==> flow/design.v <==
module mux #(parameter ADDR_WIDTH = 16) (
    output reg  [ADDR_WIDTH -1 :0] out,
    input  wire [ADDR_WIDTH -1 :0] a,
    input  wire [ADDR_WIDTH -1 :0] b,
    input  wire                    sel
);
always @(*) begin
    if (sel) begin
        out = a;
    end
    else begin
        out = b;
    end
end
endmodule
module demux #(parameter ADDR_WIDTH = 16) (
    output reg  [ADDR_WIDTH -1 :0] out1,
    output reg  [ADDR_WIDTH -1 :0] out2,
    input  wire [ADDR_WIDTH -1 :0] in,
    input  wire                    sel
);
always @(*) begin
    out1 = 'd0;
    out2 = 'd0;
    if (sel) begin
        out1 = in;
    end
    else begin
        out2 = in;
    end
end
endmodule
module RoundSaturate #(parameter    IN_WORD_LENGTH    = 9,  IN_INT_LENGTH    = 0, IN_FLOAT_LENGTH    = 8, 
                                    OUT_WORD_LENGTH   = 8, OUT_INT_LENGTH   = 0, OUT_FLOAT_LENGTH   = 7) (
    output reg  signed [OUT_WORD_LENGTH-1:0] i_round_saturated,
    output reg  signed [OUT_WORD_LENGTH-1:0] q_round_saturated,
    input  wire signed [IN_WORD_LENGTH -1:0] i_in,
    input  wire signed [IN_WORD_LENGTH -1:0] q_in
);
wire round_half_up_i;
wire round_half_up_q;
reg saturate_i;
reg saturate_q;
generate
    if (OUT_INT_LENGTH) begin
        assign round_half_up_i    = i_in[IN_FLOAT_LENGTH - OUT_FLOAT_LENGTH -1] && (~i_in[IN_FLOAT_LENGTH + OUT_INT_LENGTH -1 : IN_FLOAT_LENGTH - OUT_FLOAT_LENGTH ]);
        assign round_half_up_q    = q_in[IN_FLOAT_LENGTH - OUT_FLOAT_LENGTH -1] && (~q_in[IN_FLOAT_LENGTH + OUT_INT_LENGTH -1 : IN_FLOAT_LENGTH - OUT_FLOAT_LENGTH ]);
    end
    else begin
        assign round_half_up_i    = i_in[IN_FLOAT_LENGTH - OUT_FLOAT_LENGTH -1] && (~i_in[IN_FLOAT_LENGTH -1 : IN_FLOAT_LENGTH - OUT_FLOAT_LENGTH]); 
        assign round_half_up_q    = q_in[IN_FLOAT_LENGTH - OUT_FLOAT_LENGTH -1] && (~q_in[IN_FLOAT_LENGTH -1 : IN_FLOAT_LENGTH - OUT_FLOAT_LENGTH]);
    end
endgenerate
generate
        if (IN_INT_LENGTH>0 && OUT_INT_LENGTH >0) begin
            always @(*) begin                   
                i_round_saturated = round_half_up_i + {i_in[IN_WORD_LENGTH -1] ,    i_in[IN_FLOAT_LENGTH + OUT_INT_LENGTH -1 : IN_FLOAT_LENGTH ] ,   i_in[ IN_FLOAT_LENGTH -1 : IN_FLOAT_LENGTH - OUT_FLOAT_LENGTH ]};
                q_round_saturated = round_half_up_q + {q_in[IN_WORD_LENGTH -1] ,    q_in[IN_FLOAT_LENGTH + OUT_INT_LENGTH -1 : IN_FLOAT_LENGTH ] ,   q_in[ IN_FLOAT_LENGTH -1 : IN_FLOAT_LENGTH - OUT_FLOAT_LENGTH ]};
                if (i_in[IN_WORD_LENGTH -1]) begin
                    if (!(i_in[IN_FLOAT_LENGTH + IN_INT_LENGTH -1 : IN_FLOAT_LENGTH] == 'd0 || i_in[IN_INT_LENGTH  + IN_FLOAT_LENGTH -1 : IN_FLOAT_LENGTH + OUT_INT_LENGTH] == { ( IN_INT_LENGTH - OUT_INT_LENGTH ) {1'b1} }  )) begin
                        i_round_saturated = {i_in[IN_WORD_LENGTH -1] , { (OUT_WORD_LENGTH -1) {1'b0}} } ;
                    end
                end
                else begin
                    if (i_in[IN_INT_LENGTH  + IN_FLOAT_LENGTH -1 : IN_FLOAT_LENGTH + OUT_INT_LENGTH] ) begin
                       i_round_saturated [OUT_WORD_LENGTH -2:0] = { (OUT_WORD_LENGTH -1) {1'b1}} ;
                    end
                end
                if (q_in[IN_WORD_LENGTH -1]) begin
                    if ((!(q_in[IN_FLOAT_LENGTH + IN_INT_LENGTH -1 : IN_FLOAT_LENGTH] == 'd0 || q_in[IN_INT_LENGTH  + IN_FLOAT_LENGTH -1 : IN_FLOAT_LENGTH + OUT_INT_LENGTH] == { ( IN_INT_LENGTH - OUT_INT_LENGTH ) {1'b1} }  ))) begin
                        q_round_saturated = {q_in[IN_WORD_LENGTH -1] , { (OUT_WORD_LENGTH -1) {1'b0}} } ;
                    end
                end
                else begin
                    if (q_in[IN_INT_LENGTH + IN_FLOAT_LENGTH -1 : IN_FLOAT_LENGTH + OUT_INT_LENGTH]) begin
                       q_round_saturated [OUT_WORD_LENGTH -2:0] = { (OUT_WORD_LENGTH -1) {1'b1}};
                    end
                end 
                if (i_in == { (IN_WORD_LENGTH -1) {1'b1}}) begin
                    i_round_saturated = { (OUT_WORD_LENGTH -1) {1'b0}} ;
                end
                if (q_in == { (IN_WORD_LENGTH -1) {1'b1}}) begin
                    q_round_saturated = { (OUT_WORD_LENGTH -1) {1'b0}};
                end
            end
        end
        else if ((IN_INT_LENGTH>0) && (OUT_INT_LENGTH == 0)) begin
            always @(*) begin
                i_round_saturated = round_half_up_i + {i_in[IN_WORD_LENGTH -1] ,   i_in[ IN_FLOAT_LENGTH -1 : IN_FLOAT_LENGTH - OUT_FLOAT_LENGTH ]};
                q_round_saturated = round_half_up_q + {q_in[IN_WORD_LENGTH -1] ,   q_in[ IN_FLOAT_LENGTH -1 : IN_FLOAT_LENGTH - OUT_FLOAT_LENGTH ]};
                if (i_in[IN_WORD_LENGTH -1]) begin
                    if (!(&i_in[IN_FLOAT_LENGTH + IN_INT_LENGTH -1 : IN_FLOAT_LENGTH])) begin
                        i_round_saturated = {i_in[IN_WORD_LENGTH -1] , { (OUT_WORD_LENGTH -1) {1'b0}} };
                    end
                    if (&i_in[IN_FLOAT_LENGTH + IN_INT_LENGTH -1 : IN_FLOAT_LENGTH - OUT_FLOAT_LENGTH -1]) begin
                        i_round_saturated = { (OUT_WORD_LENGTH -1) {1'b0}};
                    end
                end
                else begin
                    if (i_in[IN_INT_LENGTH  + IN_FLOAT_LENGTH -1 : IN_FLOAT_LENGTH ]) begin
                       i_round_saturated [OUT_WORD_LENGTH -2:0] = { (OUT_WORD_LENGTH -1) {1'b1}}; 
                    end
                    if (&i_in[IN_FLOAT_LENGTH + IN_INT_LENGTH -1 : IN_FLOAT_LENGTH - OUT_FLOAT_LENGTH]) begin
                        i_round_saturated = { (OUT_WORD_LENGTH -1) {1'b1}};
                    end
                end
                if (q_in[IN_WORD_LENGTH -1]) begin
                    if (!(&q_in[IN_FLOAT_LENGTH + IN_INT_LENGTH -1 : IN_FLOAT_LENGTH])) begin
                        q_round_saturated = {q_in[IN_WORD_LENGTH -1] , { (OUT_WORD_LENGTH -1) {1'b0}} };
                    end
                    if (&q_in[IN_FLOAT_LENGTH + IN_INT_LENGTH -1 : IN_FLOAT_LENGTH - OUT_FLOAT_LENGTH -1]) begin
                        q_round_saturated = {(OUT_WORD_LENGTH -1){1'b0}};
                    end
                end
                else begin
                    if (q_in[IN_INT_LENGTH + IN_FLOAT_LENGTH -1 : IN_FLOAT_LENGTH]) begin
                       q_round_saturated [OUT_WORD_LENGTH -2:0] = { (OUT_WORD_LENGTH -1) {1'b1}};
                    end
                    if (&q_in[IN_FLOAT_LENGTH + IN_INT_LENGTH -1 : IN_FLOAT_LENGTH - OUT_FLOAT_LENGTH]) begin
                        q_round_saturated = {(OUT_WORD_LENGTH -1){1'b1}};
                    end
                end  
            end
        end
        else begin
            always @(*) begin
                i_round_saturated =   round_half_up_i +  {i_in[IN_WORD_LENGTH -1] ,i_in[ IN_FLOAT_LENGTH -1 : IN_FLOAT_LENGTH - OUT_FLOAT_LENGTH ]};
                q_round_saturated =   round_half_up_q +  {q_in[IN_WORD_LENGTH -1] ,q_in[ IN_FLOAT_LENGTH -1 : IN_FLOAT_LENGTH - OUT_FLOAT_LENGTH ]};
                if (&i_in[1+ IN_FLOAT_LENGTH -1 : IN_FLOAT_LENGTH - OUT_FLOAT_LENGTH -1]) begin
                    i_round_saturated = { (OUT_WORD_LENGTH -1) {1'b0}};
                end
                if (&q_in[1+ IN_FLOAT_LENGTH -1 : IN_FLOAT_LENGTH - OUT_FLOAT_LENGTH -1]) begin
                    q_round_saturated = { (OUT_WORD_LENGTH -1) {1'b0}};
                end
            end
        end
endgenerate
endmodule
module cmplx_mul #(parameter    IN1_WORD_LENGTH = 16, IN1_INT_LENGTH = 0, IN1_FLOAT_LENGTH = 15,         
                                IN2_WORD_LENGTH = 5,  IN2_INT_LENGTH = 0, IN2_FLOAT_LENGTH = 4,         
                                OUT_WORD_LENGTH = 12, OUT_INT_LENGTH = 0, OUT_FLOAT_LENGTH = 11 ) (     
    output wire signed [OUT_WORD_LENGTH-1:0]    out_i,
    output wire signed [OUT_WORD_LENGTH-1:0]    out_q,
    input  wire signed [IN1_WORD_LENGTH-1:0]    in1_i,
    input  wire signed [IN1_WORD_LENGTH-1:0]    in1_q,
    input  wire signed [IN2_WORD_LENGTH-1:0]    in2_i,
    input  wire signed [IN2_WORD_LENGTH-1:0]    in2_q
);
reg signed [1 + IN1_INT_LENGTH + IN2_INT_LENGTH + 2 + IN1_FLOAT_LENGTH + IN2_FLOAT_LENGTH -1:0] mul_i;
reg signed [1 + IN1_INT_LENGTH + IN2_INT_LENGTH + 2 + IN1_FLOAT_LENGTH + IN2_FLOAT_LENGTH -1:0] mul_q;
reg signed [IN2_WORD_LENGTH-1 +1 :0]    temp1;  
reg signed [IN1_WORD_LENGTH-1 +1 :0]    temp2;  
reg signed [IN1_WORD_LENGTH-1 +1 :0]    temp3;  
reg signed [1 + IN1_INT_LENGTH + IN2_INT_LENGTH + 1 + IN1_FLOAT_LENGTH + IN2_FLOAT_LENGTH -1:0]    temp11;  
reg signed [1 + IN1_INT_LENGTH + IN2_INT_LENGTH + 1 + IN1_FLOAT_LENGTH + IN2_FLOAT_LENGTH -1:0]    temp22; 
reg signed [1 + IN1_INT_LENGTH + IN2_INT_LENGTH + 1 + IN1_FLOAT_LENGTH + IN2_FLOAT_LENGTH -1:0]    temp33; 
always @(*) begin
        temp1 = in2_i + in2_q;
        temp2 = in1_i + in1_q;
        temp3 = in1_q - in1_i;
        temp11 = temp1 * in1_i;
        temp22 = temp2 * in2_q;
        temp33 = temp3 * in2_i;
        mul_i = temp11 - temp22;
        mul_q = temp11 + temp33;
end
RoundSaturate #(    .IN_WORD_LENGTH(1 + IN1_INT_LENGTH + IN2_INT_LENGTH + 2 + IN1_FLOAT_LENGTH + IN2_FLOAT_LENGTH) ,
                    .IN_INT_LENGTH(IN1_INT_LENGTH + IN2_INT_LENGTH + 2),
                    .IN_FLOAT_LENGTH(IN1_FLOAT_LENGTH + IN2_FLOAT_LENGTH),
                    .OUT_WORD_LENGTH(OUT_WORD_LENGTH), 
                    .OUT_INT_LENGTH(OUT_INT_LENGTH), 
                    .OUT_FLOAT_LENGTH(OUT_FLOAT_LENGTH) ) U0_RoundSaturate (
    .i_in(mul_i),
    .q_in(mul_q),
    .i_round_saturated(out_i),
    .q_round_saturated(out_q)
);
endmodule
module radix2 #(parameter   SAMPLE_WORD_LENGTH  = 8, SAMPLE_INT_LENGTH  = 0, SAMPLE_FLOAT_LENGTH  = 7, 
                            TWIDDLE_WORD_LENGTH = 8, TWIDDLE_INT_LENGTH = 0, TWIDDLE_FLOAT_LENGTH = 7) (
    output reg  signed [SAMPLE_WORD_LENGTH -1 :0] out1_i_reg,
    output reg  signed [SAMPLE_WORD_LENGTH -1 :0] out1_q_reg,
    output reg  signed [SAMPLE_WORD_LENGTH -1 :0] out2_i_reg,
    output reg  signed [SAMPLE_WORD_LENGTH -1 :0] out2_q_reg,
    input  wire signed [SAMPLE_WORD_LENGTH -1 :0] in1_i,
    input  wire signed [SAMPLE_WORD_LENGTH -1 :0] in1_q,
    input  wire signed [SAMPLE_WORD_LENGTH -1 :0] in2_i,
    input  wire signed [SAMPLE_WORD_LENGTH -1 :0] in2_q,
    input  wire signed [TWIDDLE_WORD_LENGTH-1 :0] twiddle1_i,
    input  wire signed [TWIDDLE_WORD_LENGTH-1 :0] twiddle1_q,
    input  wire signed [TWIDDLE_WORD_LENGTH-1 :0] twiddle2_i,
    input  wire signed [TWIDDLE_WORD_LENGTH-1 :0] twiddle2_q,
    input  wire                                   ff_en,
    input  wire                                   rst,
    input  wire                                   clk
);
reg  signed [SAMPLE_WORD_LENGTH+1 -1 :0] adder_i_out1,adder_q_out1,adder_i_out2,adder_q_out2;
wire signed [SAMPLE_WORD_LENGTH   -1 :0] out1_i,out1_q,out2_i,out2_q;
always @(posedge clk or negedge rst) begin
    if (!rst) begin
        out1_i_reg <= 'd0;
        out1_q_reg <= 'd0;
        out2_i_reg <= 'd0;
        out2_q_reg <= 'd0;
    end
    else begin
        if (ff_en) begin
            out1_i_reg <= out1_i;
            out1_q_reg <= out1_q;
            out2_i_reg <= out2_i;
            out2_q_reg <= out2_q;
        end
    end
end
always @(*) begin
    adder_i_out1  = in1_i + in2_i;
    adder_q_out1  = in1_q + in2_q;
    adder_i_out2  = in1_i - in2_i;
    adder_q_out2  = in1_q - in2_q;
end
cmplx_mul #(    .IN1_WORD_LENGTH(SAMPLE_WORD_LENGTH+1) , .IN1_INT_LENGTH(SAMPLE_INT_LENGTH+1) , .IN1_FLOAT_LENGTH(SAMPLE_FLOAT_LENGTH ) ,
                .IN2_WORD_LENGTH(TWIDDLE_WORD_LENGTH ) , .IN2_INT_LENGTH(TWIDDLE_INT_LENGTH ) , .IN2_FLOAT_LENGTH(TWIDDLE_FLOAT_LENGTH) ,
                .OUT_WORD_LENGTH(SAMPLE_WORD_LENGTH  ) , .OUT_INT_LENGTH(SAMPLE_INT_LENGTH  ) , .OUT_FLOAT_LENGTH(SAMPLE_FLOAT_LENGTH ) ) 
U1 (
    .out_i (out1_i),
    .out_q (out1_q),
    .in1_i (adder_i_out1),
    .in1_q (adder_q_out1),
    .in2_i (twiddle1_i),
    .in2_q (twiddle1_q)
);
cmplx_mul #(    .IN1_WORD_LENGTH(SAMPLE_WORD_LENGTH+1) , .IN1_INT_LENGTH(SAMPLE_INT_LENGTH+1) , .IN1_FLOAT_LENGTH(SAMPLE_FLOAT_LENGTH ) ,
                .IN2_WORD_LENGTH(TWIDDLE_WORD_LENGTH ) , .IN2_INT_LENGTH(TWIDDLE_INT_LENGTH ) , .IN2_FLOAT_LENGTH(TWIDDLE_FLOAT_LENGTH) ,
                .OUT_WORD_LENGTH(SAMPLE_WORD_LENGTH  ) , .OUT_INT_LENGTH(SAMPLE_INT_LENGTH  ) , .OUT_FLOAT_LENGTH(SAMPLE_FLOAT_LENGTH ) ) 
U2 (                    
    .out_i (out2_i),
    .out_q (out2_q),
    .in1_i (adder_i_out2),
    .in1_q (adder_q_out2),
    .in2_i (twiddle2_i),
    .in2_q (twiddle2_q)
);
endmodule
module fifo #(parameter WORD_LENGTH  = 8, FIFO_DEPTH = 8) (
    output reg  signed [WORD_LENGTH         -1 : 0] data_out,
    output wire                                     empty,
    output wire                                     full,
    output wire        [$clog2(FIFO_DEPTH)  -1 : 0] r_ptr_reg,
    output wire        [$clog2(FIFO_DEPTH)  -1 : 0] w_ptr_reg,
    input  wire signed [WORD_LENGTH         -1 : 0] data_in,
    input  wire                                     w_en,
    input  wire                                     r_en,
    input  wire                                     fft_done,
    input  wire                                     rst,
    input  wire                                     clk
);
localparam PTR_WIDTH = $clog2(FIFO_DEPTH)+1;
reg signed  [WORD_LENGTH -1 : 0] fifo [FIFO_DEPTH -1 : 0];
reg         [PTR_WIDTH   -1 : 0] w_ptr,w_ptr_temp;
reg         [PTR_WIDTH   -1 : 0] r_ptr,r_ptr_temp;
wire                             write;
wire                             read;
always @(posedge clk or negedge rst) begin
    if (!rst) begin
        data_out  <= 'd0;
        w_ptr_temp <= 'd0;
        r_ptr_temp <= 'd0;
    end
    else begin
        w_ptr_temp <= w_ptr;
        r_ptr_temp <= r_ptr;
        if (write) begin
            fifo[w_ptr_temp[PTR_WIDTH-2:0]] <= data_in;
        end
        if (read) begin
            data_out <= fifo[r_ptr_temp[PTR_WIDTH-2:0]];
        end
    end
end
always @(*) begin
    w_ptr = w_ptr_temp;
    r_ptr = r_ptr_temp;
    if (write) begin
        w_ptr = w_ptr_temp + 1'b1;
    end
    if (fft_done) begin
        r_ptr = 'd0;
    end else if (read) begin
        r_ptr = r_ptr_temp + 1'b1;
    end
end
assign full  = (w_ptr_temp[PTR_WIDTH-2:0] == r_ptr_temp[PTR_WIDTH-2:0]) &&  (w_ptr_temp[PTR_WIDTH-1] ^ r_ptr_temp[PTR_WIDTH-1]);
assign empty = (r_ptr_temp == w_ptr_temp);
assign write = w_en && !full;
assign read  = r_en && !empty;
assign w_ptr_reg = w_ptr_temp[$clog2(FIFO_DEPTH)-1 : 0];
assign r_ptr_reg = r_ptr_temp[$clog2(FIFO_DEPTH)-1 : 0];
endmodule
module twiddles #(parameter TWIDDLE_WORD_LENGTH = 8, TWIDDLE_INT_LENGTH = 0, TWIDDLE_FLOAT_LENGTH = 7) (
    output reg  signed  [TWIDDLE_WORD_LENGTH -1 : 0] twiddle_i_reg,
    output reg  signed  [TWIDDLE_WORD_LENGTH -1 : 0] twiddle_q_reg,
    input  wire         [3                   -1 : 0] address,
    input  wire         clk,
    input  wire         rst
);
reg signed [TWIDDLE_WORD_LENGTH -1 : 0] twiddle_i;
reg signed [TWIDDLE_WORD_LENGTH -1 : 0] twiddle_q;
always @(posedge clk or negedge rst) begin
    if (!rst) begin
        twiddle_i_reg <= 'd0;
        twiddle_q_reg <= 'd0;
    end
    else begin
        twiddle_i_reg <= twiddle_i;
        twiddle_q_reg <= twiddle_q;
    end
end
always @(*) begin
    case (address)
        'd0 :   begin 
                    twiddle_i = 8'b01111111; 
                    twiddle_q = 8'b00000000; 
                end
        'd1 :   begin
                    twiddle_i = 8'b01110110;  
                    twiddle_q = 8'b11001111;  
                end
        'd2 :   begin
                    twiddle_i = 8'b01011011;
                    twiddle_q = 8'b10100101;
                end 
        'd3 :   begin
                    twiddle_i = 8'b00110001;  
                    twiddle_q = 8'b10001010;  
                end
        'd4 :   begin
                    twiddle_i = 8'b00000000; 
                    twiddle_q = 8'b10000000; 
                end 
        'd5 :   begin
                    twiddle_i = 8'b11001111; 
                    twiddle_q = 8'b10001010; 
                end 
        'd6 :   begin
                    twiddle_i = 8'b10100101; 
                    twiddle_q = 8'b10100101; 
                end 
        'd7 :   begin
                    twiddle_i = 8'b10001010; 
                    twiddle_q = 8'b11001111; 
                end   
    endcase
end
endmodule
module ctrl #( parameter FIFO_DEPTH = 8) (
    output reg   [3                  -1:0]  twiddle_addr,
    output reg   [5                  -1:0]  counter_r,
    output reg                              fifo1_w_en,
    output reg                              fifo2_w_en,
    output reg                              twiddle_sel,
    output reg                              fifo1_r_en,
    output reg                              fifo2_r_en,
    output wire                             stage_num,
    output wire                             fft_done,
    output wire                             stage4,
    output wire                             idle,
    input  wire  [$clog2(FIFO_DEPTH)  -1:0] r_ptr1,
    input  wire  [$clog2(FIFO_DEPTH)  -1:0] r_ptr2,
    input  wire  [$clog2(FIFO_DEPTH)  -1:0] w_ptr1,
    input  wire  [$clog2(FIFO_DEPTH)  -1:0] w_ptr2,
    input  wire                             fft_strt,
    input  wire                             fifo1_full,
    input  wire                             fifo2_full,
    input  wire                             fifo1_empty,
    input  wire                             fifo2_empty,
    input  wire                             rst,
    input  wire                             clk
);
reg [3 -1 : 0] current_state,next_state;
reg [5 -1 : 0] counter;
reg [2 -1 : 0] stg2_counter,stg2_counter_r;
reg stage1_done, stage2_done, stage3_done, stage4_done ;
localparam  IDLE   = 3'b000,
            STAGE1 = 3'b001,
            STAGE2 = 3'b010,
            STAGE3 = 3'b011,
            STAGE4 = 3'b100;
always @(posedge clk or negedge rst) begin
    if (!rst) begin
        current_state  <= 'd0;
        counter_r      <= 'd0;
        stg2_counter_r <= 'd0;
    end
    else begin
        current_state  <= next_state;
        counter_r      <= counter;
        stg2_counter_r <= stg2_counter;
    end
end
always @(*) begin
    case (current_state)
        IDLE :      begin
                        if (fft_strt) begin
                            next_state = STAGE1;
                            counter = counter_r + 'd1;
                        end
                        else begin
                            next_state = IDLE;
                            counter    = 'd0;
                        end
                        stg2_counter   =  'd0;
                        twiddle_sel    = 1'b1;
                        twiddle_addr   =  'd0;
                        fifo1_w_en     =  'd0;
                        fifo2_w_en     =  'd0;
                        fifo1_r_en     =  'd0;
                        fifo2_r_en     =  'd0;
                        stage1_done    = 1'b0;
                        stage2_done    = 1'b0;
                        stage3_done    = 1'b0;
                        stage4_done    = 1'b0;
                    end
        STAGE1:     begin
                        stage1_done  = (w_ptr2 == 'd8);
                        stage2_done  = 1'b0;
                        stage3_done  = 1'b0;
                        stage4_done  = 1'b0;
                        twiddle_sel  = 1'b0;
                        stg2_counter =  'd0;
                        if (stage1_done) begin
                            next_state = STAGE2;
                            counter    = 'd31;
                        end
                        else begin
                            next_state = STAGE1;
                            counter    = counter_r + 1'b1;
                        end
                        if (counter_r[1:0] == 'd2) begin
                            twiddle_addr = 'd4;
                        end
                        else begin
                            twiddle_addr = 'd0;
                        end
                        fifo1_w_en  =  counter_r[1] && (w_ptr1 != 'd8);
                        fifo2_w_en  = ~counter_r[1] && (counter_r != 'd1);
                        fifo1_r_en  =  'd0;
                        fifo2_r_en  =  'd0; 
                    end
        STAGE2:     begin
                        stage1_done = 1'b0;
                        stage2_done = (r_ptr2 == 'd9) ;
                        stage3_done = 1'b0;
                        stage4_done = 1'b0;
                        if (stage2_done) begin
                            next_state = STAGE3;
                            counter    = 'd0;
                            stg2_counter = 'd0;
                        end
                        else begin
                            next_state = STAGE2;
                            counter    = counter_r + 1'b1;
                            if (stg2_counter_r < 'd3) begin  
                                stg2_counter = stg2_counter_r + 1'b1;
                            end
                            else begin
                                stg2_counter = stg2_counter_r;
                            end
                        end
                        case (counter_r[2:0])
                            'd3:  twiddle_addr = 'd0;
                            'd4:  twiddle_addr = 'd4;
                            'd5:  twiddle_addr = 'd2;
                            'd6:  twiddle_addr = 'd6; 
                            default: twiddle_addr = 'd0;
                        endcase
                        if (counter_r[2:0] > 'd5 ) begin
                            twiddle_sel  = ~counter_r[0];
                        end
                        else begin
                            twiddle_sel  = !(|counter_r[2:0]);
                        end
                        fifo1_w_en   = (counter_r[2:0] > 'd1) && (counter_r[2:0] < 'd6); 
                        fifo2_w_en   = ((counter_r[2:0] > 'd5) || (counter_r[2:0] < 'd2)) && (stg2_counter_r > 'd2);  
                        fifo1_r_en   =  counter_r[0];
                        fifo2_r_en   = ~counter_r[0];
                    end
        STAGE3:     begin
                        stage1_done  = 1'b0;
                        stage2_done  = 1'b0;
                        stage3_done  = (w_ptr2 == 'd7);
                        stage4_done  = 1'b0;
                        if (stage3_done) begin
                            next_state = STAGE4;
                            counter = 'd0;
                        end
                        else begin
                            next_state = STAGE3;
                            counter = counter_r + 'd1;
                        end
                        case (counter_r)
                            'd06:    twiddle_addr = 'd4;
                            'd07:    twiddle_addr = 'd2;
                            'd08:    twiddle_addr = 'd6;
                            'd09:    twiddle_addr = 'd1;
                            'd10:    twiddle_addr = 'd5;
                            'd11:    twiddle_addr = 'd3;
                            'd12:    twiddle_addr = 'd7;
                            default: twiddle_addr = 'd0;
                        endcase
                        stg2_counter =  'd0;
                        if (counter_r > 'd5) begin
                            twiddle_sel  = ~counter_r[0];
                        end 
                        else begin
                            twiddle_sel  = !(|counter_r);
                        end
                        fifo1_w_en   =  (counter_r < 'd8); 
                        fifo2_w_en   =  (counter_r > 'd7) && (counter_r < 'd16);
                        fifo1_r_en   =  counter_r[0];
                        fifo2_r_en   = ~counter_r[0];
                    end
        STAGE4:     begin
                        stage1_done  = 1'b0;
                        stage2_done  = 1'b0;
                        stage3_done  = 1'b0;
                        stage4_done  = (w_ptr2 == 'd0);
                        if (stage4_done) begin
                            next_state  = IDLE;
                            counter     = 'd0;
                        end
                        else begin
                            next_state  = STAGE4;
                            counter     = counter_r + 'd1;
                        end
                        twiddle_addr = 'd0;
                        twiddle_sel  = 'd0;
                        stg2_counter = 'd0;
                        fifo1_w_en   =  (counter_r < 'd8); 
                        fifo2_w_en   =  (counter_r > 'd7) && (counter_r < 'd16);
                        fifo1_r_en   =  counter_r[0];
                        fifo2_r_en   = ~counter_r[0];
                    end
        default:    begin
                        stage1_done  = 1'b0;
                        stage2_done  = 1'b0;
                        stage3_done  = 1'b0;
                        stage4_done  = 1'b0;
                        next_state   = IDLE;
                        counter      = 'd0;
                        twiddle_addr = 'd0;
                        twiddle_sel  = 'd0;
                        stg2_counter = 'd0;
                        fifo1_w_en   = 1'b0; 
                        fifo2_w_en   = 1'b0;
                        fifo1_r_en   = 1'b0;
                        fifo2_r_en   = 1'b0;
        end
    endcase
end
assign stage_num = (current_state[1] | current_state[2]);  
assign fft_done  = stage4_done;
assign stage4    = (current_state == STAGE4);
assign idle      = (current_state == IDLE);
endmodule
module fft #(parameter SAMPLE_WORD_LENGTH  = 8, SAMPLE_INT_LENGTH  = 0, SAMPLE_FLOAT_LENGTH  = 7, FIFO_DEPTH = 16) (
    output wire signed [SAMPLE_WORD_LENGTH -1 : 0]  fifo1_dout_i,
    output wire signed [SAMPLE_WORD_LENGTH -1 : 0]  fifo1_dout_q,
    output wire signed [SAMPLE_WORD_LENGTH -1 : 0]  fifo2_dout_i,
    output wire signed [SAMPLE_WORD_LENGTH -1 : 0]  fifo2_dout_q,
    input  wire signed [SAMPLE_WORD_LENGTH -1 : 0]  din_i,
    input  wire signed [SAMPLE_WORD_LENGTH -1 : 0]  din_q,
    input  wire                                     strt_pulse,
    input  wire                                     valid_in,
    input  wire                                     rst,
    input  wire                                     clk,
    output wire                                     idle,
    output wire                                     res_valid,
    output wire signed [SAMPLE_WORD_LENGTH -1 : 0]  res_i,
    output wire signed [SAMPLE_WORD_LENGTH -1 : 0]  res_q
);
localparam  TWIDDLE_WORD_LENGTH  = 8, 
            TWIDDLE_INT_LENGTH   = 0, 
            TWIDDLE_FLOAT_LENGTH = 7,
            PTR_WIDTH            = $clog2(FIFO_DEPTH);
wire in_sel;
wire signed [SAMPLE_WORD_LENGTH -1 :0] out1_i_reg;
wire signed [SAMPLE_WORD_LENGTH -1 :0] out1_q_reg;
wire signed [SAMPLE_WORD_LENGTH -1 :0] out2_i_reg;
wire signed [SAMPLE_WORD_LENGTH -1 :0] out2_q_reg;
wire signed [SAMPLE_WORD_LENGTH -1 :0] in1_i;
wire signed [SAMPLE_WORD_LENGTH -1 :0] in1_q;
wire signed [SAMPLE_WORD_LENGTH -1 :0] in2_i;
wire signed [SAMPLE_WORD_LENGTH -1 :0] in2_q;
wire signed [SAMPLE_WORD_LENGTH -1 :0] fifo1_din_i;
wire signed [SAMPLE_WORD_LENGTH -1 :0] fifo1_din_q;
wire signed [SAMPLE_WORD_LENGTH -1 :0] fifo2_din_i;
wire signed [SAMPLE_WORD_LENGTH -1 :0] fifo2_din_q;
reg  signed [SAMPLE_WORD_LENGTH -1 :0] din_i_r;
reg  signed [SAMPLE_WORD_LENGTH -1 :0] din_q_r;
wire signed [TWIDDLE_WORD_LENGTH-1 :0] twiddle1_i;
wire signed [TWIDDLE_WORD_LENGTH-1 :0] twiddle1_q;
wire signed [TWIDDLE_WORD_LENGTH-1 :0] twiddle2_i;
wire signed [TWIDDLE_WORD_LENGTH-1 :0] twiddle2_q;
wire signed [SAMPLE_WORD_LENGTH -1 :0] in_i,in_fb_i;
wire signed [SAMPLE_WORD_LENGTH -1 :0] in_q,in_fb_q;
reg valid_in_r,valid_in_r_r,valid_in_r_r_r,strt_pulse_r;
wire [5                  -1 : 0] counter;
wire [SAMPLE_WORD_LENGTH -1 : 0] temp_i, temp_q;
wire [PTR_WIDTH          -1 : 0] r_ptr1,r_ptr2,w_ptr1,w_ptr2;
mux #(.ADDR_WIDTH(SAMPLE_WORD_LENGTH)) mux_U3 (
    .out(in_fb_i),
    .a  (fifo2_dout_i),
    .b  (fifo1_dout_i),
    .sel(counter[0])
);
mux #(.ADDR_WIDTH(SAMPLE_WORD_LENGTH)) mux_U4 (
    .out(in_fb_q),
    .a  (fifo2_dout_q),
    .b  (fifo1_dout_q),
    .sel(counter[0])
);
wire stage_num;
mux #(.ADDR_WIDTH(SAMPLE_WORD_LENGTH)) mux_U5 (
    .out(in_i),
    .a  (in_fb_i),
    .b  (din_i_r),
    .sel(stage_num)
);
mux #(.ADDR_WIDTH(SAMPLE_WORD_LENGTH)) mux_U6 (
    .out(in_q),
    .a  (in_fb_q),
    .b  (din_q_r),
    .sel(stage_num)
);
demux #(.ADDR_WIDTH(SAMPLE_WORD_LENGTH)) demux_U0 (
    .out1(in2_i ),
    .out2(in1_i ),
    .in  (in_i ),
    .sel (counter[0])
);
demux #(.ADDR_WIDTH(SAMPLE_WORD_LENGTH)) demux_U1 (
    .out1(in2_q ),
    .out2(in1_q ),
    .in  (in_q  ),
    .sel (counter[0])
);
reg signed [TWIDDLE_WORD_LENGTH -1 : 0] twiddle1_i_r,twiddle1_q_r;
reg signed [SAMPLE_WORD_LENGTH  -1 : 0] in1_i_r,in1_q_r;
radix2 #(   .SAMPLE_WORD_LENGTH (SAMPLE_WORD_LENGTH), .SAMPLE_INT_LENGTH (SAMPLE_INT_LENGTH), .SAMPLE_FLOAT_LENGTH (SAMPLE_FLOAT_LENGTH),
            .TWIDDLE_WORD_LENGTH(TWIDDLE_WORD_LENGTH), .TWIDDLE_INT_LENGTH(TWIDDLE_INT_LENGTH), .TWIDDLE_FLOAT_LENGTH(TWIDDLE_FLOAT_LENGTH)) radix2_U0 (
    .out1_i_reg(out1_i_reg),
    .out1_q_reg(out1_q_reg),
    .out2_i_reg(out2_i_reg),
    .out2_q_reg(out2_q_reg),
    .in1_i     (in1_i_r),
    .in1_q     (in1_q_r),
    .in2_i     (in2_i),
    .in2_q     (in2_q),
    .twiddle1_i(twiddle1_i_r),
    .twiddle1_q(twiddle1_q_r),
    .twiddle2_i(twiddle2_i),
    .twiddle2_q(twiddle2_q),
    .ff_en     (counter[0]),
    .rst       (rst),
    .clk       (clk)
);
mux #(.ADDR_WIDTH(SAMPLE_WORD_LENGTH)) mux_U0 (
    .out(temp_i),
    .a  (out2_i_reg),
    .b  (out1_i_reg),
    .sel(counter[0])
);
mux #(.ADDR_WIDTH(SAMPLE_WORD_LENGTH)) mux_U1 (
    .out(temp_q),
    .a  (out2_q_reg ),
    .b  (out1_q_reg ),
    .sel(counter[0])
);
wire [SAMPLE_WORD_LENGTH*2 -1 : 0] fifo1_dout,fifo2_dout;
wire fifo1_full,fifo2_full,fifo1_w_en,fifo2_w_en,fifo1_r_en,fifo2_r_en,fifo1_empty,fifo2_empty;
demux #(.ADDR_WIDTH(SAMPLE_WORD_LENGTH)) demux_U2 (
    .out1(fifo1_din_i),
    .out2(fifo2_din_i),
    .in  (temp_i ),
    .sel (fifo1_w_en)
);
demux #(.ADDR_WIDTH(SAMPLE_WORD_LENGTH)) demux_U3 (
    .out1(fifo1_din_q),
    .out2(fifo2_din_q),
    .in  (temp_q ),
    .sel (fifo1_w_en)
);
wire fft_done;
fifo #(.WORD_LENGTH(2 * SAMPLE_WORD_LENGTH), .FIFO_DEPTH(FIFO_DEPTH)) fifo_U0 (
    .data_out  (fifo1_dout),
    .empty     (fifo1_empty),
    .full      (fifo1_full),
    .r_ptr_reg (r_ptr1),
    .w_ptr_reg (w_ptr1),
    .data_in   ({fifo1_din_i,fifo1_din_q}),
    .w_en      (fifo1_w_en && valid_in_r_r_r),
    .r_en      (fifo1_r_en),
    .fft_done  (fft_done),
    .rst       (rst),
    .clk       (clk)
); 
fifo #(.WORD_LENGTH(2 * SAMPLE_WORD_LENGTH), .FIFO_DEPTH(FIFO_DEPTH)) fifo_U1 (
    .data_out  (fifo2_dout),
    .empty     (fifo2_empty),
    .full      (fifo2_full),
    .r_ptr_reg (r_ptr2),
    .w_ptr_reg (w_ptr2),
    .data_in   ({fifo2_din_i,fifo2_din_q}),
    .w_en      (fifo2_w_en && valid_in_r_r_r),
    .r_en      (fifo2_r_en),
    .fft_done  (fft_done),
    .rst       (rst),
    .clk       (clk)
);
wire [TWIDDLE_WORD_LENGTH -1 : 0] twiddle_i_reg,twiddle_q_reg;
wire [3                   -1 : 0] address;
twiddles #(.TWIDDLE_WORD_LENGTH(TWIDDLE_WORD_LENGTH), .TWIDDLE_INT_LENGTH(TWIDDLE_INT_LENGTH), .TWIDDLE_FLOAT_LENGTH(TWIDDLE_FLOAT_LENGTH) ) twiddles_U0 (
    .twiddle_i_reg (twiddle_i_reg),
    .twiddle_q_reg (twiddle_q_reg),
    .address       (address),
    .clk           (clk),
    .rst           (rst)
);
wire            twiddle_sel;
wire            stage4;
ctrl #(.FIFO_DEPTH (FIFO_DEPTH)) ctrl_U0 (
    .twiddle_addr  (address),
    .counter_r     (counter),
    .fifo1_w_en    (fifo1_w_en),
    .fifo2_w_en    (fifo2_w_en),
    .r_ptr1        (r_ptr1),
    .r_ptr2        (r_ptr2),
    .w_ptr1        (w_ptr1),
    .w_ptr2        (w_ptr2),
    .twiddle_sel   (twiddle_sel),
    .fifo1_r_en    (fifo1_r_en),
    .fifo2_r_en    (fifo2_r_en),
    .stage_num     (stage_num),
    .stage4        (stage4),
    .idle          (idle),
    .fft_done      (fft_done),
    .fft_strt   (strt_pulse_r),
    .fifo1_full    (fifo1_full),
    .fifo2_full    (fifo2_full),
    .fifo1_empty   (fifo1_empty),
    .fifo2_empty   (fifo2_empty),
    .rst           (rst),
    .clk           (clk)
);
demux #(.ADDR_WIDTH(TWIDDLE_WORD_LENGTH)) demux_U4 (
    .out1(twiddle1_i ),
    .out2(twiddle2_i ),
    .in  (twiddle_i_reg),
    .sel (twiddle_sel)
);
demux #(.ADDR_WIDTH(TWIDDLE_WORD_LENGTH)) demux_U5 (
    .out1(twiddle1_q ),
    .out2(twiddle2_q ),
    .in  (twiddle_q_reg),
    .sel (twiddle_sel)
);
always @(posedge clk or negedge rst) begin
    if (!rst) begin
        twiddle1_i_r    <= 'd0;
        twiddle1_q_r    <= 'd0;
        in1_i_r         <= 'd0;
        in1_q_r         <= 'd0;
        din_i_r         <= 'd0;
        din_q_r         <= 'd0;
        valid_in_r      <= 'd0;
        valid_in_r_r    <= 'd0;
        valid_in_r_r_r  <= 'd0;
        strt_pulse_r    <= 'd0;
    end
    else begin
        if (twiddle_sel) begin
            twiddle1_i_r <= twiddle1_i;
            twiddle1_q_r <= twiddle1_q;
        end
        in1_i_r        <= in1_i;
        in1_q_r        <= in1_q;
        din_i_r        <= din_i;
        din_q_r        <= din_q;
        valid_in_r     <= valid_in;
        valid_in_r_r   <= valid_in_r;
        valid_in_r_r_r <= valid_in_r_r;
        strt_pulse_r   <= strt_pulse;
    end
end
assign fifo1_dout_i = $signed(fifo1_dout[2*SAMPLE_WORD_LENGTH -1 : SAMPLE_WORD_LENGTH]);
assign fifo1_dout_q = $signed(fifo1_dout[  SAMPLE_WORD_LENGTH -1 : 0                 ]);
assign fifo2_dout_i = $signed(fifo2_dout[2*SAMPLE_WORD_LENGTH -1 : SAMPLE_WORD_LENGTH]);
assign fifo2_dout_q = $signed(fifo2_dout[  SAMPLE_WORD_LENGTH -1 : 0                 ]);
assign res_valid = stage4 && valid_in_r_r_r && ((fifo1_w_en && !fifo1_full) || (fifo2_w_en && !fifo2_full));
assign res_i     = temp_i;
assign res_q     = temp_q;
endmodule
module fft16 (
    input  wire              clk,
    input  wire              rst_n,
    input  wire              start,
    input  wire signed [8:0] din_i,
    input  wire signed [8:0] din_q,
    output wire              ready,
    output wire              dout_valid,
    output wire signed [8:0] dout_i,
    output wire signed [8:0] dout_q
);
wire signed [8:0] fifo1_dout_i, fifo1_dout_q, fifo2_dout_i, fifo2_dout_q;
fft #(.SAMPLE_WORD_LENGTH(9), .SAMPLE_INT_LENGTH(0), .SAMPLE_FLOAT_LENGTH(8), .FIFO_DEPTH(16)) u_fft (
    .fifo1_dout_i (fifo1_dout_i),
    .fifo1_dout_q (fifo1_dout_q),
    .fifo2_dout_i (fifo2_dout_i),
    .fifo2_dout_q (fifo2_dout_q),
    .din_i        (din_i),
    .din_q        (din_q),
    .strt_pulse   (start),
    .valid_in     (1'b1),
    .rst          (rst_n),
    .clk          (clk),
    .idle         (ready),
    .res_valid    (dout_valid),
    .res_i        (dout_i),
    .res_q        (dout_q)
);
endmodule
# Step by step through the tools: fft16
# Tool output for the design above, in the order of the flow.
# Lines are those of the file above, counted from 1.
# Not given: --
[setup]
top_module = "fft16"
clock_port = "clk"
lib = "sky130hd"
pvt_corner = "tt_025C_1v80"

# Elaborated design
# Yosys after proc, flatten, opt, wreduce and memory -nomap, before mapping. Print and check cells are not counted.
# Memory sizes are those after Yosys's memory passes, which may raise the word count (mostly to a power of two), join words into wider ones and drop unused or constant bits.
[bits]
output_inout_bits = 20
clocked_rd_ports_x_width = 15
rom_bits = 120
memories = 1
inputBits = 21
ff_bits = 742
[memory_table]
columns = ["name", "size", "width", "rd", "write_ports", "line_no", "text"]
rows = [
  ["(no name shown)", 8, 15, 1, 0, 319, "case (address)"],
]
[classes]
reduce_logical = 89
mul = 6
n_eq = 82
n_addsub = 25
muxes = 69
n_cmp = 10
n_logic = 9
[op_table]
columns = ["op", "n"]
rows = [
  ["11-bit by 8-bit multiplier with 18-bit output", 4],
  ["18-bit parallel mux with 16-bit select", 2],
  ["9-bit by 10-bit multiplier with 18-bit output", 2],
  ["9-bit 2-to-1 mux", 30],
  ["4-bit == test (second input constant)", 32],
  ["3-bit AND reduction", 36],
  ["4-bit by 3-bit == test with 1-bit output (second input constant)", 16],
  ["12-bit AND reduction", 4],
  ["8-bit 2-to-1 mux", 6],
  ["5-bit 2-to-1 mux", 9],
  ["11-bit AND reduction", 4],
  ["18-bit by 18-bit adder with 19-bit output", 2],
  ["18-bit by 18-bit subtractor with 19-bit output", 2],
  ["1-bit by 9-bit adder with 9-bit output", 4],
  ["1-bit by 8-bit logical AND with 1-bit output", 4],
  ["4-bit by 2-bit == test with 1-bit output (second input constant)", 8],
  ["8-bit inverter", 4],
  ["5-bit by 1-bit adder with 5-bit output (second input constant)", 6],
  ["5-bit by 4-bit == test with 1-bit output (second input constant)", 5],
  ["5-bit parallel mux with 5-bit select", 1],
  ["10-bit by 10-bit adder with 11-bit output", 2],
  ["10-bit by 10-bit subtractor with 11-bit output", 2],
  ["3-bit parallel mux with 7-bit select", 1],
  ["9-bit by 9-bit adder with 10-bit output", 2],
  ["9-bit by 9-bit subtractor with 10-bit output", 2],
  ["8-bit by 8-bit adder with 9-bit output", 2],
  ["3-bit parallel mux with 3-bit select", 2],
  ["1-bit logical AND", 17],
]
# Not listed: further kinds 38, cells in them 79.

# Depth
# Depth = most cells in a row (Yosys ltp): at word level without a register or memory, in the mapped netlist without a sequential cell, where the memories' decode and read muxes count.
[logic_depth]
word_depth = 14
ABC_AREA = 0
depth_mapped = 55
depth_no_buf = 51

# Synthesis result
# Yosys stat after the flow's synthesis: flattened, memories mapped to cells. It holds for the ABC_AREA given above (unset counts as 0); a run with the other value may have another netlist.
# Totals and module areas in this step are rounded.
[by_type]
columns = ["cell", "n", "area_total_um2"]
rows = [
  ["sky130_fd_sc_hd__edfxtp_1", 576, 1.73E+04],
  ["sky130_fd_sc_hd__fa_1", 410, 8.21E+03],
  ["sky130_fd_sc_hd__ha_1", 394, 4.93E+03],
  ["sky130_fd_sc_hd__dfrtp_1", 168, 4.2E+03],
  ["sky130_fd_sc_hd__inv_1", 659, 2.47E+03],
  ["sky130_fd_sc_hd__xnor2_1", 197, 1.73E+03],
  ["sky130_fd_sc_hd__nand2_1", 374, 1.4E+03],
  ["sky130_fd_sc_hd__nor2_1", 368, 1.38E+03],
  ["sky130_fd_sc_hd__a22oi_1", 126, 945.907],
  ["sky130_fd_sc_hd__a21oi_1", 170, 850.816],
  ["sky130_fd_sc_hd__and2_1", 132, 825.792],
  ["sky130_fd_sc_hd__xor2_1", 90, 788.256],
  ["sky130_fd_sc_hd__o21ai_0", 145, 725.696],
  ["sky130_fd_sc_hd__a22o_1", 69, 604.33],
  ["sky130_fd_sc_hd__a221oi_1", 68, 595.571],
  ["sky130_fd_sc_hd__clkbuf_1", 135, 506.736],
  ["sky130_fd_sc_hd__nand2b_1", 59, 369.104],
  ["sky130_fd_sc_hd__nand4_1", 54, 337.824],
]
# Not listed: further types 89, cells in them 627.
[synth_totals]
seqArea_um2 = 21500
cells = 4821
ff_cells = 744
yosys_area_um2 = 52900
n_buf = 153
# By module: a second synthesis without flattening, with its own total; a netlist apart from the flattened one above.
[hier_totals]
hier_cells = 5352
area_unflattened_um2 = 58300
# Rows give one instance, submodules left out.
[modules]
columns = ["module", "seq_area_um2", "n_cells", "mod_area_um2", "instances"]
rows = [
  ["fifo", 9350, 772, 12400, 2],
  ["cmplx_mul", 0.0, 1467, 12300, 2],
  ["radix2", 901, 291, 2880, 1],
  ["fft", 1400, 80, 1680, 1],
  ["RoundSaturate", 0.0, 88, 624, 2],
  ["ctrl #(FIFO_DEPTH=16)", 250, 114, 930, 1],
  ["mux #(ADDR_WIDTH=9)", 0.0, 10, 146, 6],
  ["twiddles", 325, 42, 553, 1],
  ["demux #(ADDR_WIDTH=9)", 0.0, 19, 134, 4],
  ["demux #(ADDR_WIDTH=8)", 0.0, 17, 119, 2],
  ["fft16", 0.0, 1, 3.8, 1],
]

# Path before layout
# Source: OpenSTA report_checks on the synthesized netlist (no wires, ideal clock, input and output delay 20% of the period each), path of least setup slack; recovery checks are left aside. Register names are those of the netlist, which keeps one name where synthesis merged equal registers.
[synth_path]
kind = "register to register"
start = "reg u_fft.ctrl_U0.counter_r[0]"
end = "reg u_fft.radix2_U0.out2_q_reg[7]"
driving_pins = 49
required_time_ns = 9.901
arrival_ns = 10.856
slack_ns = -0.956
clock_period_ns = 10.0
path_delay_ns = 10.955
setup_time_ns = 0.099
period_less_setup_slack_ns = 10.956
# "path_delay_ns" = arrival - input delay + setup time.
# "driving_pins" counts driving pins, that of a launching flip-flop among them; a cell with two outputs on the path counts twice.
# "period_less_setup_slack_ns" = period - worst setup slack (recovery checks aside). The figure is calculated, with input and output delays left at 20% of the set period.
# The rows between start and end are the longest chain of elaborated cells between them; the timing report does not say that the signal goes this way. Where chains are equally long, one stands for them.
# Each line given opens the expression or statement behind the cell; cells for indexed reads and writes are added by Yosys, which also makes memories of some case tables.
[synth_via]
path_cell_list = "sky130_fd_sc_hd__dfrtp_1 > sky130_fd_sc_hd__buf_6 > sky130_fd_sc_hd__inv_1 > sky130_fd_sc_hd__clkbuf_1 > sky130_fd_sc_hd__clkbuf_1 > sky130_fd_sc_hd__ha_1 > sky130_fd_sc_hd__nor2b_1 > sky130_fd_sc_hd__a211o_1 > sky130_fd_sc_hd__a21oi_1 > sky130_fd_sc_hd__clkbuf_1 > sky130_fd_sc_hd__buf_1 > sky130_fd_sc_hd__nand2_1 > sky130_fd_sc_hd__inv_1 > sky130_fd_sc_hd__ha_1 > sky130_fd_sc_hd__fa_1 > sky130_fd_sc_hd__a21o_1 > sky130_fd_sc_hd__a21oi_1 > sky130_fd_sc_hd__nor2_1 > [13 not listed] > sky130_fd_sc_hd__a21oi_1 > sky130_fd_sc_hd__ha_1 > sky130_fd_sc_hd__nor2_1 > sky130_fd_sc_hd__a31o_2 > sky130_fd_sc_hd__a31oi_2 > sky130_fd_sc_hd__a21o_1 > sky130_fd_sc_hd__maj3_2 > sky130_fd_sc_hd__a21o_2 > sky130_fd_sc_hd__and4_4 > sky130_fd_sc_hd__o21ai_0 > sky130_fd_sc_hd__nor2_1 > sky130_fd_sc_hd__nor2_1 > sky130_fd_sc_hd__ha_1 > sky130_fd_sc_hd__nand3_2 > sky130_fd_sc_hd__a2111oi_0 > sky130_fd_sc_hd__a211oi_2 > sky130_fd_sc_hd__xnor2_1 > sky130_fd_sc_hd__a311oi_1"
elab_chain_cells = 14
[synth_lines]
columns = ["element", "line_no", "text"]
rows = [
  ["start, declared", 357, "output reg   [5                  -1:0]  counter_r,"],
  ["start, assigned", 391, "counter_r      <= 'd0;"],
  ["start, assigned", 396, "counter_r      <= counter;"],
  ["5-bit OR reduction", 515, "twiddle_sel  = !(|counter_r);"],
  ["1-bit zero test", 515, ""],
  ["1-bit 2-to-1 mux", 511, "if (counter_r > 'd5) begin"],
  ["1-bit parallel mux with 3-bit select", 401, "case (current_state)"],
  ["8-bit 2-to-1 mux", 25, "if (sel) begin"],
  ["8-bit by 8-bit adder with 9-bit output", 158, "temp1 = in2_i + in2_q;"],
  ["9-bit by 10-bit multiplier with 18-bit output", 161, "temp11 = temp1 * in1_i;"],
  ["18-bit by 18-bit adder with 19-bit output", 165, "mul_q = temp11 + temp33;"],
  ["8-bit inverter", 51, "assign round_half_up_q    = q_in[IN_FLOAT_LENGTH - OUT_FLOAT_LENGTH -1] && (~q_in[IN_FLOAT_LENGTH -1 : IN_FLOA ..."],
  ["1-bit by 8-bit logical AND with 1-bit output", 51, ""],
  ["1-bit by 9-bit adder with 9-bit output", 90, "q_round_saturated = round_half_up_q + {q_in[IN_WORD_LENGTH -1] ,   q_in[ IN_FLOAT_LENGTH -1 : IN_FLOAT_LENGTH ..."],
  ["8-bit 2-to-1 mux", 116, "if (q_in[IN_INT_LENGTH + IN_FLOAT_LENGTH -1 : IN_FLOAT_LENGTH]) begin"],
  ["9-bit 2-to-1 mux", 119, "if (&q_in[IN_FLOAT_LENGTH + IN_INT_LENGTH -1 : IN_FLOAT_LENGTH - OUT_FLOAT_LENGTH]) begin"],
  ["9-bit 2-to-1 mux", 107, "if (q_in[IN_WORD_LENGTH -1]) begin"],
  ["end, assigned", 204, "out2_q_reg <= 'd0;"],
  ["end, assigned", 211, "out2_q_reg <= out2_q;"],
  ["end, declared", 184, "output reg  signed [SAMPLE_WORD_LENGTH -1 :0] out2_q_reg,"],
]

# Path in the finished layout
# Path of least setup slack in the final report of flow run 1 (OpenROAD, finished layout, wires in). Where an end is a register, its clock arrival counts in the times.
[layout_path]
kind = "register to register"
start = "reg u_fft.ctrl_U0.current_state[1]"
end = "reg u_fft.radix2_U0.out1_q_reg[7]"
arrival_ns = 13.07
setup_time_ns = 0.15
driving_pins = 47
clock_period_ns = 17.3
slack_ns = 4.76
required_time_ns = 17.83
# The rows between start and end are the longest chain of elaborated cells between them; the timing report does not say that the signal goes this way. Where chains are equally long, one stands for them.
[layout_via]
path_cell_list = "sky130_fd_sc_hd__dfrtp_1 > sky130_fd_sc_hd__or2_2 > sky130_fd_sc_hd__and2_0 > sky130_fd_sc_hd__o21ai_0 > sky130_fd_sc_hd__inv_1 > sky130_fd_sc_hd__fa_1 > sky130_fd_sc_hd__xnor2_1 > sky130_fd_sc_hd__inv_1 > sky130_fd_sc_hd__ha_1 > sky130_fd_sc_hd__a21oi_1 > sky130_fd_sc_hd__o21bai_1 > sky130_fd_sc_hd__a21o_1 > sky130_fd_sc_hd__a21oi_1 > sky130_fd_sc_hd__nor2_1 > sky130_fd_sc_hd__nor2_1 > sky130_fd_sc_hd__xnor2_1 > sky130_fd_sc_hd__nand2_1 > sky130_fd_sc_hd__fa_1 > [11 not listed] > sky130_fd_sc_hd__a21oi_1 > sky130_fd_sc_hd__xnor2_1 > sky130_fd_sc_hd__ha_1 > sky130_fd_sc_hd__or3_1 > sky130_fd_sc_hd__nor3_2 > sky130_fd_sc_hd__o31a_1 > sky130_fd_sc_hd__xnor2_1 > sky130_fd_sc_hd__and2_1 > sky130_fd_sc_hd__a21boi_0 > sky130_fd_sc_hd__ha_1 > sky130_fd_sc_hd__nand3b_1 > sky130_fd_sc_hd__mux2i_1 > sky130_fd_sc_hd__o311ai_0 > sky130_fd_sc_hd__or4b_1 > sky130_fd_sc_hd__nand4_1 > sky130_fd_sc_hd__xor2_1 > sky130_fd_sc_hd__a21oi_1 > sky130_fd_sc_hd__a21oi_1"
elab_chain_cells = 13
[layout_lines]
columns = ["element", "line_no", "text"]
rows = [
  ["start, declared", 379, "reg [3 -1 : 0] current_state,next_state;"],
  ["start, assigned", 390, "current_state  <= 'd0;"],
  ["start, assigned", 395, "current_state  <= next_state;"],
  ["1-bit bitwise OR", 560, "assign stage_num = (current_state[1] | current_state[2]);"],
  ["9-bit 2-to-1 mux", 8, "if (sel) begin"],
  ["9-bit 2-to-1 mux", 25, "if (sel) begin"],
  ["9-bit by 9-bit adder with 10-bit output", 217, "adder_q_out1  = in1_q + in2_q;"],
  ["10-bit by 10-bit subtractor with 11-bit output", 160, "temp3 = in1_q - in1_i;"],
  ["11-bit by 8-bit multiplier with 18-bit output", 163, "temp33 = temp3 * in2_i;"],
  ["18-bit by 18-bit adder with 19-bit output", 165, "mul_q = temp11 + temp33;"],
  ["8-bit inverter", 51, "assign round_half_up_q    = q_in[IN_FLOAT_LENGTH - OUT_FLOAT_LENGTH -1] && (~q_in[IN_FLOAT_LENGTH -1 : IN_FLOA ..."],
  ["1-bit by 8-bit logical AND with 1-bit output", 51, ""],
  ["1-bit by 9-bit adder with 9-bit output", 90, "q_round_saturated = round_half_up_q + {q_in[IN_WORD_LENGTH -1] ,   q_in[ IN_FLOAT_LENGTH -1 : IN_FLOAT_LENGTH ..."],
  ["8-bit 2-to-1 mux", 116, "if (q_in[IN_INT_LENGTH + IN_FLOAT_LENGTH -1 : IN_FLOAT_LENGTH]) begin"],
  ["9-bit 2-to-1 mux", 119, "if (&q_in[IN_FLOAT_LENGTH + IN_INT_LENGTH -1 : IN_FLOAT_LENGTH - OUT_FLOAT_LENGTH]) begin"],
  ["9-bit 2-to-1 mux", 107, "if (q_in[IN_WORD_LENGTH -1]) begin"],
  ["end, assigned", 202, "out1_q_reg <= 'd0;"],
  ["end, assigned", 209, "out1_q_reg <= out1_q;"],
  ["end, declared", 182, "output reg  signed [SAMPLE_WORD_LENGTH -1 :0] out1_q_reg,"],
]

# Module fft16, platform sky130hd: 2 stored runs of the flow (Yosys, OpenROAD) with differing settings, in no particular order. Input and output delays are each 20% of the period that was set; the output load is 0.01 pF.
# "timing.achieved_period_ns": clock period set for the run, less the worst setup slack. It is reckoned from that one timing run; input and output delays stay at 20% of the period that was set.
# By "worst_path_time_ns" is meant the share of the clock period that the worst setup path is allowed (20% is reserved at inputs, 20% at outputs), minus its slack. Clock arrival times at its registers enter into it.
# Measured values are rounded.

[[run]]
name = "flow run 1"
[run.settings]
period_ns = 17.3
CAP_MARGIN = 20
CORE_MARGIN = 2
CORE_UTILIZATION = 40
SLEW_MARGIN = 20
[run.results]
hold_worst_slack_ns = 0.349
utilization_pct = 44.5
post_synth_area_um2 = 52900
timing.achieved_period_ns = 12.536
timing.setup.tns_ns = 0.000
worst_path_time_ns = 12.54
worst_path_kind = "register to register"
setup_worst_slack_ns = 4.76
finish.stdcell_area_um2 = 58500
dieArea_um2 = 135000

[[run]]
name = "flow run 2"
[run.settings]
CAP_MARGIN = 15
CELL_PAD_IN_SITES_GLOBAL_PLACEMENT = 1
CORE_ASPECT_RATIO = 0.92
CORE_UTILIZATION = 37
CTS_CLUSTER_DIAMETER = 225
MAX_ROUTING_LAYER = "met4"
MIN_ROUTING_LAYER = "met2"
SLEW_MARGIN = 35
TNS_END_PERCENT = 20
period_ns = 10.0
CORE_MARGIN = 2
[run.results]
hold_worst_slack_ns = 0.350
utilization_pct = 47.1
post_synth_area_um2 = 52900
timing.achieved_period_ns = 10.041
timing.setup.tns_ns = -0.041
worst_path_time_ns = 10.04
worst_path_kind = "register to register"
setup_worst_slack_ns = -0.041
finish.stdcell_area_um2 = 67100
dieArea_um2 = 146000
